==> flow/design.v <==
`timescale 1ns / 1ps
module pid_controller(
    input  logic        clk,
    input  logic        rst_n,
    input  logic [15:0] setpoint,
    input  logic [15:0] feedback,
    input  logic [15:0] Kp,
    input  logic [15:0] Ki,
    input  logic [15:0] Kd,
    input  logic [15:0] clk_prescaler,
    output logic [15:0] control_signal
);
    logic signed [16:0]  error_s;         
    logic signed [16:0]  prev_error_s;
    logic signed [31:0]  integral_s;      
    logic signed [31:0]  derivative_s;
    logic [15:0] clk_divider;
    logic        sampling_flag;
    logic signed [31:0] kp_mul, ki_mul;
    logic signed [31:0] kd_mul;
    logic signed [31:0] control_calc;
    always_ff @(posedge clk or negedge rst_n) begin
        if (!rst_n) begin
            clk_divider    <= 16'h0000;
            sampling_flag  <= 1'b0;
        end else if (clk_divider == clk_prescaler) begin
            clk_divider    <= 16'h0000;
            sampling_flag  <= 1'b1;
        end else begin
            clk_divider    <= clk_divider + 16'd1;
            sampling_flag  <= 1'b0;
        end
    end
    always_comb begin
        error_s = $signed({1'b0, setpoint}) - $signed({1'b0, feedback});
        kp_mul = $signed({1'b0, Kp}) * error_s;
        ki_mul = $signed({1'b0, Ki}) * error_s;
        kd_mul = $signed({1'b0, Kd}) * (error_s - prev_error_s);
        control_calc = kp_mul + integral_s + kd_mul;
    end
    always_ff @(posedge clk or negedge rst_n) begin
        if (!rst_n) begin
            prev_error_s   <= '0;
            integral_s     <= '0;
            derivative_s   <= '0;
            control_signal <= 16'h0000;
        end else if (sampling_flag) begin
            integral_s   <= integral_s + ki_mul;
            derivative_s <= kd_mul;
            control_signal <= control_calc[15:0];
            prev_error_s <= error_s;
        end
    end
endmodule
`timescale 1ns/1ps
module top (
  input  logic        clk,
  input  logic        rst_n,
  input  logic [15:0] setpoint,
  input  logic [15:0] feedback,
  input  logic [15:0] Kp,
  input  logic [15:0] Ki,
  input  logic [15:0] Kd,
  input  logic [15:0] clk_prescaler,
  output logic [15:0] control_signal
);
  pid_controller u_dut (
    .clk(clk),
    .rst_n(rst_n),
    .setpoint(setpoint),
    .feedback(feedback),
    .Kp(Kp),
    .Ki(Ki),
    .Kd(Kd),
    .clk_prescaler(clk_prescaler),
    .control_signal(control_signal)
  );
endmodule
==> reports on top <==
---- Tool chain data of top ----
Each step is given for the RTL above and for the edited RTL.
"unedited" refers to lines of the RTL above, "edited" to lines of the edited file.
"change" is "edited" less "unedited", of the values as shown.
A cell with -- has no value.
set-up
  design top .............................. top
  clock ................................... clk
  standard-cell library ................... sky130hd
  timing corner ........................... tt_025C_1v80

---- Diff ----
The edit as a unified diff against the file above.
A script made this edit. It changes what the design does and was not meant as an optimisation.
begin of diff
@@ -35,5 +35,5 @@
         error_s = $signed({1'b0, setpoint}) - $signed({1'b0, feedback});
         kp_mul = $signed({1'b0, Kp}) * error_s;
-        ki_mul = $signed({1'b0, Ki}) * error_s;
+        ki_mul = $signed({1'b0, Ki}) ^ error_s;
         kd_mul = $signed({1'b0, Kd}) * (error_s - prev_error_s);
         control_calc = kp_mul + integral_s + kd_mul;
end of diff

---- Elaborated design ----
Counts by Yosys on the flattened word-level netlist (proc, flatten, opt, wreduce; memories kept). Register bits leave out memories and registers merged into their read ports (data or address); mux counts leave out enables and synchronous resets folded into registers. Print and check cells are left out. Cells with the same type and inputs are merged into one.
word-level totals
  what                         unedited  edited  change
  flip-flop bits (word level)  82        82      0
  output and inout port bits   16        16      0
  elaborated cells             17        17      0
  input port bits              98        98      0
operators by class
  what                           unedited  edited  change
  equality and inequality tests  1         1       0
  multiply operators             3         2       -1
  muxes and demuxes              2         2       0
  bitwise logic cells            0         1       +1
  add/sub/neg operators          6         6       0
operators with widths
  operator                                unedited  edited  change
  adder 32 bit                            1         0       -1
  multiplier 17 x 17 -> 32 bit            1         0       -1
  adder 32 x 17 -> 32 bit                 0         1       +1
  XOR 17 bit                              0         1       +1
  adder 16 bit                            2         2       0
  adder 16 x 1 -> 16 bit with constant B  1         1       0
  == test 16 bit                          1         1       0
  multiplier 17 x 17 -> 16 bit            1         1       0
  multiplier 17 x 32 -> 16 bit            1         1       0
  2-to-1 mux 1 bit                        1         1       0
  2-to-1 mux 16 bit                       1         1       0
  subtractor 16 x 16 -> 17 bit            1         1       0
  subtractor 17 x 17 -> 18 bit            1         1       0

---- Logic depth ----
Depth = most cells in a row (Yosys ltp): at word level without a register or memory, in the mapped netlist without a sequential cell, where the memories' decode and read muxes count.
logic depth
  what                           unedited  edited  change
  depth after elaboration        4         4       0
  ABC_AREA                       0         0       --
  gate-level depth with buffers  42        42      0
  mapped depth without buffers   41        41      0

---- After synthesis ----
The flow's flattened synthesis, as Yosys stat reports it; memories are mapped. The netlist is that of the ABC_AREA named above (0 if unset); the other value can give another one.
synthesis totals
  what                                unedited   edited     change
  buffer cells                        63         41         -22
  cell count                          1856       1498       -358
  sequential part of the area (mm^2)  0.0016266  0.0016266  0.0000000
  flip-flop cells                     65         65         0
  synthesis area (mm^2)               0.0169325  0.0135405  -0.0033920
cells by type
  type                       unedited  edited  change
  sky130_fd_sc_hd__fa_1      293       200     -93
  sky130_fd_sc_hd__and2_1    181       98      -83
  sky130_fd_sc_hd__inv_1     411       335     -76
  sky130_fd_sc_hd__nand2_1   221       159     -62
  sky130_fd_sc_hd__ha_1      195       147     -48
  sky130_fd_sc_hd__clkbuf_1  57        35      -22
  sky130_fd_sc_hd__xnor2_1   113       97      -16
  sky130_fd_sc_hd__and3_1    7         19      +12
  sky130_fd_sc_hd__o21ai_0   39        30      -9
  sky130_fd_sc_hd__nor2b_1   36        27      -9
  sky130_fd_sc_hd__a21oi_1   30        37      +7
  sky130_fd_sc_hd__nand3_1   9         15      +6
  sky130_fd_sc_hd__a21o_1    12        7       -5
  sky130_fd_sc_hd__o21bai_1  9         14      +5
  sky130_fd_sc_hd__nand2_2   1         5       +4
  sky130_fd_sc_hd__o211ai_1  0         4       +4
  sky130_fd_sc_hd__o31ai_1   0         4       +4
  sky130_fd_sc_hd__xnor3_1   11        8       -3
Not every row of either side is listed.
The figures by module come from a second, unflattened synthesis with its own total; it is not the netlist above.
unflattened totals
  what                                     unedited  edited     change
  cell total of the unflattened synthesis  1945      1501       -444
  area (unflattened synthesis) (mm^2)      0.017204  0.0134029  -0.0038011
Rows give one instance, submodules left out.
modules, unedited
  module          area (mm^2)  seq. area (mm^2)  times used  cells
  pid_controller  0.017204     0.0016266         1           1945
  top             0            0                 1           0
modules, edited
  module          area (mm^2)  seq. area (mm^2)  times used  cells
  pid_controller  0.0134029    0.0016266         1           1501
  top             0            0                 1           0

---- Path before layout ----
Source: OpenSTA report_checks on the synthesized netlist (no wires, ideal clock, input and output delay 20% of the period each), path of least setup slack; recovery checks are left aside. Register names are those of the netlist, which keeps one name where synthesis merged equal registers.
timing path post-synthesis
  what                                 unedited                      edited                        change
  path type                            input -> register             input -> register             --
  start point                          in setpoint[0]                in setpoint[0]                --
  end point                            reg u_dut.control_signal[15]  reg u_dut.control_signal[15]  --
  data arrival time (ps)               12774                         12424                         -350
  input delay (ps)                     2500                          2500                          0
  required time (ps)                   12375                         12375                         0
  delay of the path (ps)               10399                         10049                         -350
  driving pins on the path             40                            37                            -3
  period (ps)                          12500                         12500                         0
  time at the first pin (ps)           2500                          2500                          0
  setup time (ps)                      125                           125                           0
  path buffers                         1                             1                             0
  setup slack (ps)                     -399                          -50                           +349
  period reached after synthesis (ps)  12899                         12550                         -349
"delay of the path" = arrival - input delay + setup time.
"driving pins on the path" counts driving pins, that of a launching flip-flop among them; a cell with two outputs on the path counts twice.
"period reached after synthesis" is the clock period less the worst setup slack; recovery checks do not enter. This is arithmetic on one report: input and output delays are still those of the set period (20% each).
The rows between start and end are the longest chain of elaborated cells between them; the timing report does not say that the signal goes this way. Where chains are equally long, one stands for them.
Each line given opens the expression or statement behind the cell; cells for indexed reads and writes are added by Yosys, which also makes memories of some case tables.
between the ends, post-synthesis, unedited
  cell sequence ........................... sky130_fd_sc_hd__inv_1 > sky130_fd_sc_hd__ha_1 > sky130_fd_sc_hd__inv_1 > sky130_fd_sc_hd__fa_1 > sky130_fd_sc_hd__a211oi_1 > sky130_fd_sc_hd__o21bai_1 > sky130_fd_sc_hd__a21oi_1 > sky130_fd_sc_hd__xnor2_1 > sky130_fd_sc_hd__clkbuf_1 > sky130_fd_sc_hd__ha_1 > sky130_fd_sc_hd__a21o_1 > sky130_fd_sc_hd__a221oi_1 > sky130_fd_sc_hd__a21bo_2 > sky130_fd_sc_hd__a311oi_1 > sky130_fd_sc_hd__xnor2_1 > sky130_fd_sc_hd__and2_1 > sky130_fd_sc_hd__fa_1 > sky130_fd_sc_hd__inv_1 > [4 not listed] > sky130_fd_sc_hd__inv_1 > sky130_fd_sc_hd__fa_1 > sky130_fd_sc_hd__fa_1 > sky130_fd_sc_hd__fa_1 > sky130_fd_sc_hd__inv_1 > sky130_fd_sc_hd__fa_1 > sky130_fd_sc_hd__xnor2_1 > sky130_fd_sc_hd__xnor2_1 > sky130_fd_sc_hd__xnor2_1 > sky130_fd_sc_hd__xnor2_1 > sky130_fd_sc_hd__xnor2_1 > sky130_fd_sc_hd__xnor2_1 > sky130_fd_sc_hd__xnor2_1 > sky130_fd_sc_hd__xnor3_1 > sky130_fd_sc_hd__xnor3_1 > sky130_fd_sc_hd__xnor3_1 > sky130_fd_sc_hd__xnor3_1 > sky130_fd_sc_hd__mux2_4
  cells in the longest elaborated chain ... 4
  elaborated cells between the ends (all ways) .. 6
  RTL lines with such cells ............... 4
  classes of those cells .................. add/sub (4); mul (2)
ends and longest elaborated chain, post-synthesis, unedited
  what                          line  text
  from (decl)                   59    input  logic [15:0] setpoint,
  subtractor 16 x 16 -> 17 bit  35    error_s = $signed({1'b0, setpoint}) - $signed({1'b0, feedback});
  multiplier 17 x 17 -> 16 bit  36    kp_mul = $signed({1'b0, Kp}) * error_s;
  adder 16 bit (2 in a row)     39    control_calc = kp_mul + integral_s + kd_mul;
  to (assign)                   46    control_signal <= 16'h0000;
  to (assign)                   50    control_signal <= control_calc[15:0];
  to (decl)                     11    output logic [15:0] control_signal
Nets of the timed path that keep an RTL name, with a line that drives or declares them; the list need not be complete.
nets with RTL names, path post-synthesis, unedited
  net               line
  u_dut.error_s[6]  35
between the ends, post-synthesis, edited
  cell sequence ........................... sky130_fd_sc_hd__inv_1 > sky130_fd_sc_hd__ha_1 > sky130_fd_sc_hd__fa_1 > sky130_fd_sc_hd__nor2b_1 > sky130_fd_sc_hd__o31ai_1 > sky130_fd_sc_hd__xnor2_1 > sky130_fd_sc_hd__clkbuf_1 > sky130_fd_sc_hd__ha_1 > sky130_fd_sc_hd__o21ai_1 > sky130_fd_sc_hd__o21bai_1 > sky130_fd_sc_hd__a2111oi_4 > sky130_fd_sc_hd__a21oi_2 > sky130_fd_sc_hd__o311ai_0 > sky130_fd_sc_hd__nand2_1 > sky130_fd_sc_hd__fa_1 > sky130_fd_sc_hd__fa_1 > sky130_fd_sc_hd__fa_1 > sky130_fd_sc_hd__inv_1 > sky130_fd_sc_hd__fa_1 > sky130_fd_sc_hd__inv_1 > sky130_fd_sc_hd__fa_1 > sky130_fd_sc_hd__fa_1 > sky130_fd_sc_hd__fa_1 > sky130_fd_sc_hd__inv_1 > sky130_fd_sc_hd__fa_1 > sky130_fd_sc_hd__xnor2_1 > sky130_fd_sc_hd__xnor2_1 > sky130_fd_sc_hd__xnor2_1 > sky130_fd_sc_hd__xnor3_1 > sky130_fd_sc_hd__xnor2_1 > sky130_fd_sc_hd__xnor2_1 > sky130_fd_sc_hd__xnor3_1 > sky130_fd_sc_hd__xnor2_1 > sky130_fd_sc_hd__xor3_1 > sky130_fd_sc_hd__xnor3_1 > sky130_fd_sc_hd__xnor2_1 > sky130_fd_sc_hd__mux2_4
  cells in the longest elaborated chain ... 4
  elaborated cells between the ends (all ways) .. 6
  RTL lines with such cells ............... 4
  classes of those cells .................. add/sub (4); mul (2)
ends and longest elaborated chain, post-synthesis, edited
  what                          line  text
  from (decl)                   59    input  logic [15:0] setpoint,
  subtractor 16 x 16 -> 17 bit  35    error_s = $signed({1'b0, setpoint}) - $signed({1'b0, feedback});
  multiplier 17 x 17 -> 16 bit  36    kp_mul = $signed({1'b0, Kp}) * error_s;
  adder 16 bit (2 in a row)     39    control_calc = kp_mul + integral_s + kd_mul;
  to (assign)                   46    control_signal <= 16'h0000;
  to (assign)                   50    control_signal <= control_calc[15:0];
  to (decl)                     11    output logic [15:0] control_signal
nets with RTL names, path post-synthesis, edited
  net               line
  u_dut.error_s[4]  35

---- Timing after layout ----
From the final timing report of the runs of pair A: the path of least setup slack in the routed layout; clock arrival at registers is part of the times.
The path's times are printed in steps of 10 ps; the period is the one set.
timing path after layout
  what                        unedited                      edited                        change
  path type                   input -> register             input -> register             --
  start point                 in feedback[0]                in setpoint[0]                --
  end point                   reg u_dut.control_signal[15]  reg u_dut.control_signal[15]  --
  time at the first pin (ps)  2500                          2500                          0
  setup slack (ps)            450                           320                           -130
  input delay (ps)            2500                          2500                          0
  data arrival time (ps)      12310                         12420                         +110
  required time (ps)          12750                         12740                         -10
  setup time (ps)             110                           110                           0
  driving pins on the path    39                            39                            0
  period (ps)                 12500                         12500                         0
  path buffers                2                             5                             +3
The rows between start and end are the longest chain of elaborated cells between them; the timing report does not say that the signal goes this way. Where chains are equally long, one stands for them.
between the ends, after layout, unedited
  cell sequence ........................... sky130_fd_sc_hd__clkdlybuf4s50_1 > sky130_fd_sc_hd__ha_2 > sky130_fd_sc_hd__inv_1 > sky130_fd_sc_hd__fa_2 > sky130_fd_sc_hd__a211oi_2 > sky130_fd_sc_hd__o21bai_1 > sky130_fd_sc_hd__a21oi_2 > sky130_fd_sc_hd__xnor2_2 > sky130_fd_sc_hd__ha_1 > sky130_fd_sc_hd__buf_4 > sky130_fd_sc_hd__o21a_1 > sky130_fd_sc_hd__o21ai_2 > sky130_fd_sc_hd__a22oi_2 > sky130_fd_sc_hd__a31oi_2 > sky130_fd_sc_hd__a211o_1 > sky130_fd_sc_hd__xnor2_2 > sky130_fd_sc_hd__and2_4 > sky130_fd_sc_hd__fa_1 > [3 not listed] > sky130_fd_sc_hd__fa_1 > sky130_fd_sc_hd__fa_1 > sky130_fd_sc_hd__fa_1 > sky130_fd_sc_hd__fa_1 > sky130_fd_sc_hd__fa_1 > sky130_fd_sc_hd__fa_2 > sky130_fd_sc_hd__xnor2_2 > sky130_fd_sc_hd__xnor2_1 > sky130_fd_sc_hd__xnor2_1 > sky130_fd_sc_hd__xnor2_1 > sky130_fd_sc_hd__xnor2_1 > sky130_fd_sc_hd__xnor2_1 > sky130_fd_sc_hd__xnor2_1 > sky130_fd_sc_hd__xnor3_1 > sky130_fd_sc_hd__xnor3_1 > sky130_fd_sc_hd__xnor3_1 > sky130_fd_sc_hd__xnor3_1 > sky130_fd_sc_hd__mux2_4
  cells in the longest elaborated chain ... 4
  elaborated cells between the ends (all ways) .. 6
  RTL lines with such cells ............... 4
  classes of those cells .................. add/sub (4); mul (2)
ends and longest elaborated chain, after layout, unedited
  what                          line  text
  from (decl)                   60    input  logic [15:0] feedback,
  subtractor 16 x 16 -> 17 bit  35    error_s = $signed({1'b0, setpoint}) - $signed({1'b0, feedback});
  multiplier 17 x 17 -> 16 bit  36    kp_mul = $signed({1'b0, Kp}) * error_s;
  adder 16 bit (2 in a row)     39    control_calc = kp_mul + integral_s + kd_mul;
  to (assign)                   46    control_signal <= 16'h0000;
  to (assign)                   50    control_signal <= control_calc[15:0];
  to (decl)                     11    output logic [15:0] control_signal
between the ends, after layout, edited
  cell sequence ........................... sky130_fd_sc_hd__clkdlybuf4s50_1 > sky130_fd_sc_hd__inv_1 > sky130_fd_sc_hd__ha_2 > sky130_fd_sc_hd__fa_2 > sky130_fd_sc_hd__nor2b_4 > sky130_fd_sc_hd__o311ai_4 > sky130_fd_sc_hd__buf_4 > sky130_fd_sc_hd__a211oi_4 > sky130_fd_sc_hd__nor3_1 > sky130_fd_sc_hd__xnor2_1 > sky130_fd_sc_hd__ha_1 > sky130_fd_sc_hd__inv_2 > sky130_fd_sc_hd__and3_1 > sky130_fd_sc_hd__a2111oi_4 > sky130_fd_sc_hd__o311ai_4 > sky130_fd_sc_hd__buf_4 > sky130_fd_sc_hd__nand2_1 > sky130_fd_sc_hd__fa_1 > [3 not listed] > sky130_fd_sc_hd__fa_1 > sky130_fd_sc_hd__fa_1 > sky130_fd_sc_hd__fa_1 > sky130_fd_sc_hd__fa_1 > sky130_fd_sc_hd__inv_1 > sky130_fd_sc_hd__fa_1 > sky130_fd_sc_hd__inv_1 > sky130_fd_sc_hd__ha_4 > sky130_fd_sc_hd__and3_1 > sky130_fd_sc_hd__a211oi_2 > sky130_fd_sc_hd__buf_4 > sky130_fd_sc_hd__o21bai_1 > sky130_fd_sc_hd__a21oi_1 > sky130_fd_sc_hd__buf_4 > sky130_fd_sc_hd__xor3_1 > sky130_fd_sc_hd__xnor3_1 > sky130_fd_sc_hd__xnor2_1 > sky130_fd_sc_hd__mux2_4
  cells in the longest elaborated chain ... 4
  elaborated cells between the ends (all ways) .. 6
  RTL lines with such cells ............... 4
  classes of those cells .................. add/sub (4); mul (2)
ends and longest elaborated chain, after layout, edited
  what                          line  text
  from (decl)                   59    input  logic [15:0] setpoint,
  subtractor 16 x 16 -> 17 bit  35    error_s = $signed({1'b0, setpoint}) - $signed({1'b0, feedback});
  multiplier 17 x 17 -> 16 bit  36    kp_mul = $signed({1'b0, Kp}) * error_s;
  adder 16 bit (2 in a row)     39    control_calc = kp_mul + integral_s + kd_mul;
  to (assign)                   46    control_signal <= 16'h0000;
  to (assign)                   50    control_signal <= control_calc[15:0];
  to (decl)                     11    output logic [15:0] control_signal
Nets of the timed path that keep an RTL name, with a line that drives or declares them; the list need not be complete.
nets with RTL names, path after layout, edited
  net                line
  u_dut.error_s[10]  35

---- Flow runs ----
Runs of the flow (Yosys, OpenROAD) on both versions; the two runs of a pair have the same settings. The constraints put input and output delay at 20% of the set period each and load the outputs with 0.01 pF.
flow settings, pair A
  CORE_UTILIZATION ........................ 40
  period_ns ............................... 12.5
  CAP_MARGIN .............................. 20
  CORE_MARGIN ............................. 2
  SLEW_MARGIN ............................. 20
final reports, pair A
  what                                                      unedited   edited     change
  die size (mm^2)                                           0.043993   0.0353384  -0.0086546
  area of the standard cells in the finished layout (mm^2)  0.0196088  0.016437   -0.0031718
  cell area after synthesis (mm^2)                          0.0169325  0.0135405  -0.0033920
  clock period achieved (ps)                                12055      12179      +124
  worst setup slack after layout (ps)                       445        321        -124
  total negative slack (ps)                                 0          0          0
  lowest hold slack (ps)                                    502        505        +3
  final utilization (%)                                     46.9       49.1       +2.2
flow settings, pair B
  CELL_PAD_IN_SITES_DETAIL_PLACEMENT ...... 0
  CELL_PAD_IN_SITES_GLOBAL_PLACEMENT ...... 2
  CORE_UTILIZATION ........................ 26
  CTS_CLUSTER_DIAMETER .................... 330
  GPL_ROUTABILITY_DRIVEN .................. 1
  MIN_ROUTING_LAYER ....................... met2
  SETUP_SLACK_MARGIN ...................... 3.22
  SLEW_MARGIN ............................. 0
  period_ns ............................... 16.2
  CAP_MARGIN .............................. 20
  CORE_MARGIN ............................. 2
final reports, pair B
  what                                                      unedited   edited     change
  die size (mm^2)                                           0.067182   0.0539192  -0.0132628
  area of the standard cells in the finished layout (mm^2)  0.0203182  0.0163094  -0.0040088
  cell area after synthesis (mm^2)                          0.0169325  0.0135405  -0.0033920
  clock period achieved (ps)                                12543      13008      +465
  worst setup slack after layout (ps)                       3657       3192       -465
  total negative slack (ps)                                 0          0          0
  lowest hold slack (ps)                                    505        507        +2
  final utilization (%)                                     31.5       31.7       +0.2
"clock period achieved" = clock period - worst setup slack. The figure is calculated, with input and output delays left at 20% of the set period.
